==> flow/design.v <==
module processor(
input   clk,
input   rst,
input   inst_valid,
input   [63:0] p_rdata,
output  reg [31:0] p_wdata,
output  reg done
    );
parameter IDLE = 0;
parameter INST = 1;
parameter ADD  = 2;
parameter SUB  = 3;
parameter MUL  = 4;
parameter TRAN = 5;
parameter DET  = 6;
parameter DONE = 7;
reg [2:0] state,n_state;
reg [4:0] inst;
reg  [6:0] A_0,A_1,A_2,A_3,B_0,B_1,B_2,B_3;
always@(posedge clk or posedge rst) begin
    if(rst) begin
        state <= 0;
    end
    else begin
        state <= n_state;
    end
end
always@(*) begin
    case(state)
    IDLE:begin
        n_state =(inst_valid == 1)? INST : IDLE; 
    end
    INST:begin
        case(inst)
            5'b00001:   n_state = ADD;
            5'b00010:   n_state = SUB;
            5'b00100:   n_state = MUL;
            5'b01000:   n_state = TRAN;
            5'b10000:   n_state = DET;
            default:     n_state = IDLE;
        endcase
    end
    ADD:begin
        n_state = DONE;
    end
    SUB:begin
        n_state = DONE;
    end
    MUL:begin
        n_state = DONE;
    end
    TRAN:begin
        n_state = DONE;
    end
    DET:begin
        n_state = DONE;
    end
    DONE:begin
        n_state = IDLE;
    end
    default:begin
        n_state = IDLE;
    end
    endcase
end
always@(posedge clk) begin
    case(state)
    IDLE:begin
         p_wdata <= 0;
         done    <= 0;
         inst <= (inst_valid == 1)? p_rdata[60:56] : 5'd0;
         A_0  <= (inst_valid == 1)? p_rdata[6:0] : 7'd0;
         A_1  <= (inst_valid == 1)? p_rdata[13:7] : 7'd0;
         A_2  <= (inst_valid == 1)? p_rdata[20:14] : 7'd0;
         A_3  <= (inst_valid == 1)? p_rdata[27:21] : 7'd0;
         B_0  <= (inst_valid == 1)? p_rdata[34:28] : 7'd0;
         B_1  <= (inst_valid == 1)? p_rdata[41:35] : 7'd0;
         B_2  <= (inst_valid == 1)? p_rdata[48:42] : 7'd0;
         B_3  <= (inst_valid == 1)? p_rdata[55:49] : 7'd0;
    end
    INST:begin
    end
    ADD:begin
        p_wdata[6:0]   <= A_0 + B_0;
        p_wdata[13:7]  <= A_1 + B_1;
        p_wdata[20:14] <= A_2 + B_2;
        p_wdata[27:21] <= A_3 + B_3;
        p_wdata[31:28] <= 4'd0;
        done <= 1;
    end
    SUB:begin
        p_wdata[6:0]   <= A_0 - B_0;
        p_wdata[13:7]  <= A_1 - B_1;
        p_wdata[20:14] <= A_2 - B_2;
        p_wdata[27:21] <= A_3 - B_3;
        p_wdata[31:28] <= 4'd0;
        done <= 1;
    end
    MUL:begin
        p_wdata[6:0]     <= (A_0 * B_0) + (A_1 * B_2);
        p_wdata[13:7]    <= (A_0 * B_1) + (A_1 * B_3);
        p_wdata[20:14]   <= (A_2 * B_0) + (A_3 * B_2);
        p_wdata[27:21]   <= (A_2 * B_1) + (A_3 * B_3);
        p_wdata[31:28] <= 4'd0;
        done <= 1;
    end
    TRAN:begin
        p_wdata[6:0]     <= A_0;
        p_wdata[13:7]    <= A_2;
        p_wdata[20:14]   <= A_1;
        p_wdata[27:21]   <= A_3; 
        p_wdata[31:28] <= 4'd0;
        done <= 1;
    end
    DET:begin
        p_wdata[6:0]     <= (A_0 * A_3) - (A_1 * A_2);
        p_wdata[31:6] <= 25'd0;
        done <= 1;
    end
    DONE:begin
        done <= 0;
    end
    default:begin
        p_wdata <= 0;
        done    <= 0;
    end
    endcase
end
endmodule
module controller(
input clk,
input rst,
input done,
input  [31:0] p_wdata,
input  [31:0] b_rdata,
output reg [31:0] b_wdata,
output [63:0] p_rdata,
output reg [31:0] addr,
output reg inst_valid,
output reg [3:0] we,
output reg en
    );
parameter bram_base_addr   = 32'h00000000;  
parameter result_base_addr   =  32'h00000000 ; 
parameter RESET_1     = 0;
parameter RESET_2     = 1;
parameter IDLE      = 2;
parameter R_BEGIN_1 = 3;
parameter R_BEGIN_2 = 4;
parameter READ_1    = 5;
parameter READ_2    = 6;
parameter READ_3    = 7;
parameter READ_4    = 8;
parameter WAIT      = 9;
parameter WRITE_1   = 10;
parameter WRITE_2   = 11;
reg [31:0] data1,data2;
reg start;
reg [3:0]  state,n_state;
reg [31:0] counter_r,counter_w;
reg [31:0] count,count_goal;
assign   p_rdata = {data2,data1};
always@(posedge clk or posedge rst) begin
    if(rst) begin
        state <= RESET_1;
    end
    else begin
        state <= n_state;
    end
end
always@(*) begin
    case(state)
        RESET_1:begin
            n_state = RESET_2;
        end
        RESET_2:begin
            n_state = (count == count_goal)? IDLE : RESET_2;
        end
        IDLE:begin
            n_state = (start)? READ_1 : R_BEGIN_1;
        end
        R_BEGIN_1:begin
             n_state = R_BEGIN_2;
        end
        R_BEGIN_2:begin
             n_state = IDLE;
        end
        READ_1:begin
            n_state = READ_2;
        end
        READ_2:begin
            n_state = READ_3;
        end
        READ_3:begin
            n_state = READ_4;
        end
        READ_4:begin
            n_state = WAIT;
        end
        WAIT:begin
            n_state = (done)? WRITE_1 : WAIT;
        end
        WRITE_1:begin
            n_state = WRITE_2;
        end
        WRITE_2:begin
            n_state = IDLE;
        end 
        default: begin
            n_state = IDLE;
        end 
    endcase
end
always@(posedge clk) begin
    case(state)
        RESET_1:begin
            inst_valid <= 0;
            counter_r    <= 32'd4;
            counter_w    <= 32'd40;
            addr       <= 0;
            we         <= 4'h0;
            en         <= 0;
            start      <= 0;
            data1      <= 0;
            data2      <= 0;
            count      <= 0;
            count_goal <=15; 
            b_wdata    <= 0;
        end 
        RESET_2:begin
            en         <= (count == count_goal)? 1:0;
            count      <= (count == count_goal)? 0 : count +1;
        end
        IDLE:begin
            addr <= (start)? bram_base_addr + counter_r : bram_base_addr;
            we   <= 0;
        end
        R_BEGIN_1:begin
             addr <= addr;
        end
        R_BEGIN_2:begin
              start <= (b_rdata[31] == 1)? 1:0;
        end
        READ_1:begin
            addr <= addr;
            counter_r <= counter_r + 32'd4;
        end
        READ_2:begin
            data1  <= b_rdata;
            addr <= bram_base_addr + counter_r;
        end
        READ_3:begin
            addr <= addr;
            counter_r <= counter_r + 32'd4;
        end
        READ_4:begin
            data2  <= b_rdata;
            counter_r <= counter_r + 32'd4;
        end
        WAIT:begin
            inst_valid <= 1;
            b_wdata    <= (done == 1)? p_wdata : 0;
        end
        WRITE_1:begin
            inst_valid <= 0;
            addr <= result_base_addr + counter_w;
            we   <= 4'hf;
        end
        WRITE_2:begin
            counter_w    <= counter_w + 32'd4;
            we   <= 4'hf;
            start <= 0;
        end 
        default: begin
            inst_valid <= 0;
            counter_r    <= 32'd4;
            counter_w    <= 32'd40;
            addr       <= 0;
            we         <= 4'h0;
            en         <= 0;
            start      <= 0;
            data1      <= 0;
            data2      <= 0;
            count      <= 0;
            count_goal <=15; 
            b_wdata    <= 0;
        end 
    endcase
end
endmodule
`timescale 1ns / 1ps
module top(
input clk,
input rst,
input  [31:0] b_rdata,
output [31:0] b_wdata,
output [31:0] addr,
output [3:0] we,
output en,
output rstout
    );
wire inst_valid;
wire [63:0] p_rdata;
wire [31:0] p_wdata;
wire done;
assign rstout = ~rst;
processor po(
        .clk(clk),
        .rst(rstout),
        .inst_valid(inst_valid),
        .p_rdata(p_rdata),
        .p_wdata(p_wdata),
        .done(done)
    );
controller co(
        .clk(clk),
        .rst(rstout),
        .done(done),
        .p_wdata(p_wdata),
        .b_rdata(b_rdata),
        .b_wdata(b_wdata),   
        .p_rdata(p_rdata),
        .addr(addr),
        .inst_valid(inst_valid),
        .we(we),
        .en(en)
    );
endmodule
Reports on top. The steps from the RTL of top to its reports follow in flow order. Lines are those of the file above, counted from 1. Cell names lack the library's common part. The mark -- stands for no value.

Top module: top. Clock input: clk. Cell library: sky130hd. Library corner: tt_025C_1v80.

Elaborated design. Yosys after proc, flatten, opt, wreduce and memory -nomap, before mapping. Memory bits, and registers merged into a memory's read port (data or address), are not among the register bits. Print and check cells are not counted. Equal cells are merged and count once.

Output and inout port bits: 70. The figure for clocked read ports x word width is 0. The entry for RAM bits reads 0. Under word-level cells stands 125. For memory cells the number is 0. For flip-flop bits (word level) the number is 325. Bits of input ports: 34. Under memory bits (read-only) stands 0. The entry for latch bits reads 0.

Under bitwise logic cells stands 1. The entry for add/subtract/negate cells reads 16. For shifts and indexed selects the number is 0. The figure for order comparisons is 0. Under $mul stands 10. For reduce/logical cells the number is 20. Multiplexer cells: 29. For divide/modulo/power cells the number is 0. Equal/unequal tests: 24.

Operators with widths (count): 7-bit by 7-bit multiplier with 7-bit output (8); 32-bit case mux with 2-bit select (5); 32-bit case mux with 4-bit select (1); 7-bit case mux with 5-bit select (3); 7-bit by 7-bit multiplier with 6-bit output (2); 32-bit by 3-bit adder with 32-bit output (second input constant) (2); 32-bit 2-to-1 mux (2); 29-bit case mux with 2-bit select (1); 7-bit adder (8); 10-bit OR reduction (5); 4-bit case mux with 10-bit select (1); 6-bit case mux with 6-bit select (1); 32-bit by 1-bit adder with 32-bit output (second input constant) (1); 32-bit by 4-bit equality test with 1-bit output (second input constant) (1); 7-bit subtractor (4); 28-bit 2-to-1 mux (1); 8-bit OR reduction (3); 9-bit OR reduction (2); 4-bit by 3-bit equality test with 1-bit output (second input constant) (4); 4-bit equality test (second input constant) (4); 3-bit case mux with 5-bit select (1); 3-bit equality test (second input constant) (4); 3-bit case mux with 4-bit select (1); 4-bit by 2-bit equality test with 1-bit output (second input constant) (2); 4-bit case mux with 2-bit select (1); 1-bit case mux with 2-bit select (4); 2-bit OR reduction (3); 3-bit by 2-bit equality test with 1-bit output (second input constant) (2).

Other operator kinds: 20; their cells: 23.

Logic depth. Depth = most cells in a row (Yosys ltp): at word level without a register or memory, in the mapped netlist without a sequential cell, where the memories' decode and read muxes count.

Word-level depth: 3. Under ABC_AREA stands 1. For mapped depth the number is 28. For depth with buffers taken out the number is 26.

After synthesis. Yosys stat after the flow's synthesis: flattened, memories mapped to cells. It holds for the ABC_AREA given above (unset counts as 0); a run with the other value may have another netlist. The area totals of this step are shown rounded.

Cell types: edfxtp_1 (count 305, total area 9.16E+03 µm²); nand2_1 (count 749, total area 2.81E+03 µm²); inv_1 (count 679, total area 2.55E+03 µm²); ha_1 (count 162, total area 2.03E+03 µm²); fa_1 (count 101, total area 2.02E+03 µm²); xor2_1 (count 65, total area 569.296 µm²); nor2_1 (count 145, total area 544.272 µm²); nand3_1 (count 105, total area 525.504 µm²); dfrtp_1 (count 18, total area 450.432 µm²); a21oi_1 (count 82, total area 410.394 µm²); xnor2_1 (count 46, total area 402.886 µm²); o21ai_0 (count 74, total area 370.355 µm²); clkbuf_1 (count 56, total area 210.202 µm²); nand4_1 (count 30, total area 187.68 µm²); buf_2 (count 26, total area 130.125 µm²); nor3_1 (count 26, total area 130.125 µm²); nor2_4 (count 11, total area 123.869 µm²); o22ai_1 (count 19, total area 118.864 µm²).

Other cell types: 42; their cells: 166.

The figure for sequential part of the area is 9662 µm². Under synthesis area stands 23970 µm². Under mapped cells stands 2865. The entry for buffers reads 99. For mapped flip-flops the number is 325.

Path before layout. Path of least setup slack by OpenSTA after synthesis, without wires, with an ideal clock, recovery checks aside; 20% of the period is set as input and as output delay. Where synthesis merged equal registers, the netlist keeps one of their names.

Path kind: flip-flop to flip-flop. Start: register po.A_0[1]. End: register po.p_wdata[6]. Time at the first pin: 0.000 ns. For path buffers the number is 2. The figure for required time is 5.744 ns. Arrival: 5.346 ns. The entry for setup time reads 0.256 ns. The figure for delay of the path is 5.602 ns. For clock period the number is 6.0 ns. Slack: 0.398 ns. Stages: 29. The figure for synthesis period reached is 5.602 ns.

"delay of the path" = arrival - input delay + setup time. "stages" counts driving pins, that of a launching flip-flop among them; a cell with two outputs on the path counts twice. "synthesis period reached" = period - worst setup slack (recovery checks aside). The figure is calculated, with input and output delays left at 20% of the set period. Between the ends stands the longest chain of elaborated cells between them, by number of cells; it is not shown to be the way that was timed. Of several equally long chains one is given. A line is the first line of the expression or statement that the cell stems from. Yosys adds cells for indexed reads and writes and turns some case tables into memories. A register here has more assigning lines than the two given.

Cells stage by stage: edfxtp_1 > clkbuf_1 > clkbuf_1 > nand2_1 > fa_1 > inv_1 > fa_1 > inv_1 > fa_1 > inv_1 > fa_1 > inv_1 > fa_1 > inv_1 > fa_1 > ha_1 > nand2_1 > inv_1 > nand4_1 > nand3_1 > nand2_1 > nand2_1 > inv_1 > nand2_1 > nand2_1 > inv_1 > nand2_1 > nand3_1 > a21oi_1. The entry for length of the longest elaborated chain reads 3. The entry for elaborated cells on any way between the ends reads 5. Under RTL lines with such cells stands 4. Classes of those cells: 3 x add/sub; 1 x mul; 1 x mux.

Ends and longest elaborated chain, after synthesis: from (decl) (RTL line 19) `reg  [6:0] A_0,A_1,A_2,A_3,B_0,B_1,B_2,B_3;`; from (assign) (RTL line 72) `A_0  <= (inst_valid == 1)? p_rdata[6:0] : 7'd0;`; 7-bit by 7-bit multiplier with 7-bit output (RTL line 100) `p_wdata[6:0]     <= (A_0 * B_0) + (A_1 * B_2);`; 7-bit adder (RTL line 100); 1-bit case mux with 5-bit select (RTL line 67) `case(state)`; to (assign) (RTL line 84) `p_wdata[6:0]   <= A_0 + B_0;`; to (assign) (RTL line 92) `p_wdata[6:0]   <= A_0 - B_0;`; to (decl) (RTL line 6) `output  reg [31:0] p_wdata,`.

Path in the finished layout. From the final timing report of run 1: the path of least setup slack in the routed layout; clock arrival at registers is part of the times.

Path kind: flip-flop to flip-flop. Start: register po.A_0[2]. End: register po.p_wdata[13]. Slack: 0.01 ns. Time at the first pin: 0.64 ns. For clock period the number is 5.36 ns. Stages: 22. For path buffers the number is 2. The entry for setup time reads 0.25 ns. The figure for required time is 5.74 ns. Arrival: 5.73 ns.

Between the ends stands the longest chain of elaborated cells between them, by number of cells; it is not shown to be the way that was timed. Of several equally long chains one is given. A register here has more assigning lines than the two given.

Cells stage by stage: edfxtp_1 > buf_6 > buf_4 > nand2_1 > fa_1 > fa_1 > fa_1 > inv_1 > fa_1 > inv_1 > fa_1 > fa_1 > inv_1 > ha_1 > nand2_1 > a21oi_2 > inv_1 > nand3b_1 > nand2_1 > nand3b_1 > nand3_1 > nand3_1. The entry for length of the longest elaborated chain reads 3. The entry for elaborated cells on any way between the ends reads 3. Under RTL lines with such cells stands 2. Classes of those cells: 1 x add/sub; 1 x mul; 1 x mux.

Ends and longest elaborated chain, post-layout: from (decl) (RTL line 19) `reg  [6:0] A_0,A_1,A_2,A_3,B_0,B_1,B_2,B_3;`; from (assign) (RTL line 72) `A_0  <= (inst_valid == 1)? p_rdata[6:0] : 7'd0;`; 7-bit by 7-bit multiplier with 7-bit output (RTL line 101) `p_wdata[13:7]    <= (A_0 * B_1) + (A_1 * B_3);`; 7-bit adder (RTL line 101); 7-bit case mux with 5-bit select (RTL line 67) `case(state)`; to (assign) (RTL line 85) `p_wdata[13:7]  <= A_1 + B_1;`; to (assign) (RTL line 93) `p_wdata[13:7]  <= A_1 - B_1;`; to (decl) (RTL line 6) `output  reg [31:0] p_wdata,`.

Ticket comment

Flow measurements of top on sky130hd: 3 stored runs with different settings, listed in no order. Input and output delays are each 20% of the period that was set; the output load is 0.01 pF. "achieved period" means the clock period less the worst setup slack. The figure is calculated, with input and output delays left at 20% of the set period. "time used up by the worst setup path": the worst setup path's part of the clock period (all of it between registers, 20% less for each end at a port) less its slack. A launch clock that arrives late makes it longer, a capture clock that arrives late makes it shorter. "total power of the final layout" is the tool's figure for a default switching activity; nothing was simulated. Values from the reports are rounded here.

Run 1 has these settings: ABC_AREA 1; CAP_MARGIN 25; CELL_PAD_IN_SITES_DETAIL_PLACEMENT 2; CELL_PAD_IN_SITES_GLOBAL_PLACEMENT 1; CORE_MARGIN 10; CORE_UTILIZATION 17; CTS_CLUSTER_DIAMETER 206; GPL_ROUTABILITY_DRIVEN 0; HOLD_SLACK_MARGIN 0.27; MAX_ROUTING_LAYER met5; MIN_ROUTING_LAYER met2; PLACE_DENSITY_LB_ADDON 0.17; SLEW_MARGIN 0; TNS_END_PERCENT 25; period_ns 5.36. The utilization of the finished layout is 21.4%. The lowest setup slack comes to 0.014 ns. The measured total negative setup slack is 0.000 ns. The standard-cell area of the final layout comes to 29870 µm². For the full die area the run shows 156400 µm². The total power of the final layout reads 6791 uW. The achieved period reads 5.346 ns. The netlist area reported by Yosys reads 23970 µm². For the final worst hold slack the run shows 0.422 ns. The time used up by the worst setup path comes to 5.35 ns. Worst path kind: flip-flop to flip-flop.

Run 2 has these settings: ABC_AREA 1; CAP_MARGIN 25; CORE_MARGIN 10; CORE_UTILIZATION 17; CTS_CLUSTER_DIAMETER 247; GPL_ROUTABILITY_DRIVEN 0; MAX_ROUTING_LAYER met4; PLACE_DENSITY_LB_ADDON 0.17; SETUP_SLACK_MARGIN 0.38; SLEW_MARGIN 40; TNS_END_PERCENT 25; period_ns 7.9. The utilization of the finished layout is 20.6%. The lowest setup slack comes to 2.123 ns. The measured total negative setup slack is 0.000 ns. The standard-cell area of the final layout comes to 28810 µm². For the full die area the run shows 156400 µm². The total power of the final layout reads 4429 uW. The achieved period reads 5.777 ns. The netlist area reported by Yosys reads 23970 µm². For the final worst hold slack the run shows 0.421 ns. The time used up by the worst setup path comes to 5.78 ns. Worst path kind: flip-flop to flip-flop.

Run 3 has these settings: CAP_MARGIN 15; CORE_UTILIZATION 27; CTS_CLUSTER_SIZE 94; GPL_ROUTABILITY_DRIVEN 0; HOLD_SLACK_MARGIN 0.28; PLACE_DENSITY_LB_ADDON 0.28; period_ns 5.84; CORE_MARGIN 2; SLEW_MARGIN 20. The utilization of the finished layout is 31.8%. The lowest setup slack comes to 0.319 ns. The measured total negative setup slack is 0.000 ns. The standard-cell area of the final layout comes to 25990 µm². For the full die area the run shows 84650 µm². The total power of the final layout reads 5506 uW. The achieved period reads 5.521 ns. The netlist area reported by Yosys reads 22230 µm². For the final worst hold slack the run shows 0.406 ns. The time used up by the worst setup path comes to 5.52 ns. Worst path kind: flip-flop to flip-flop.
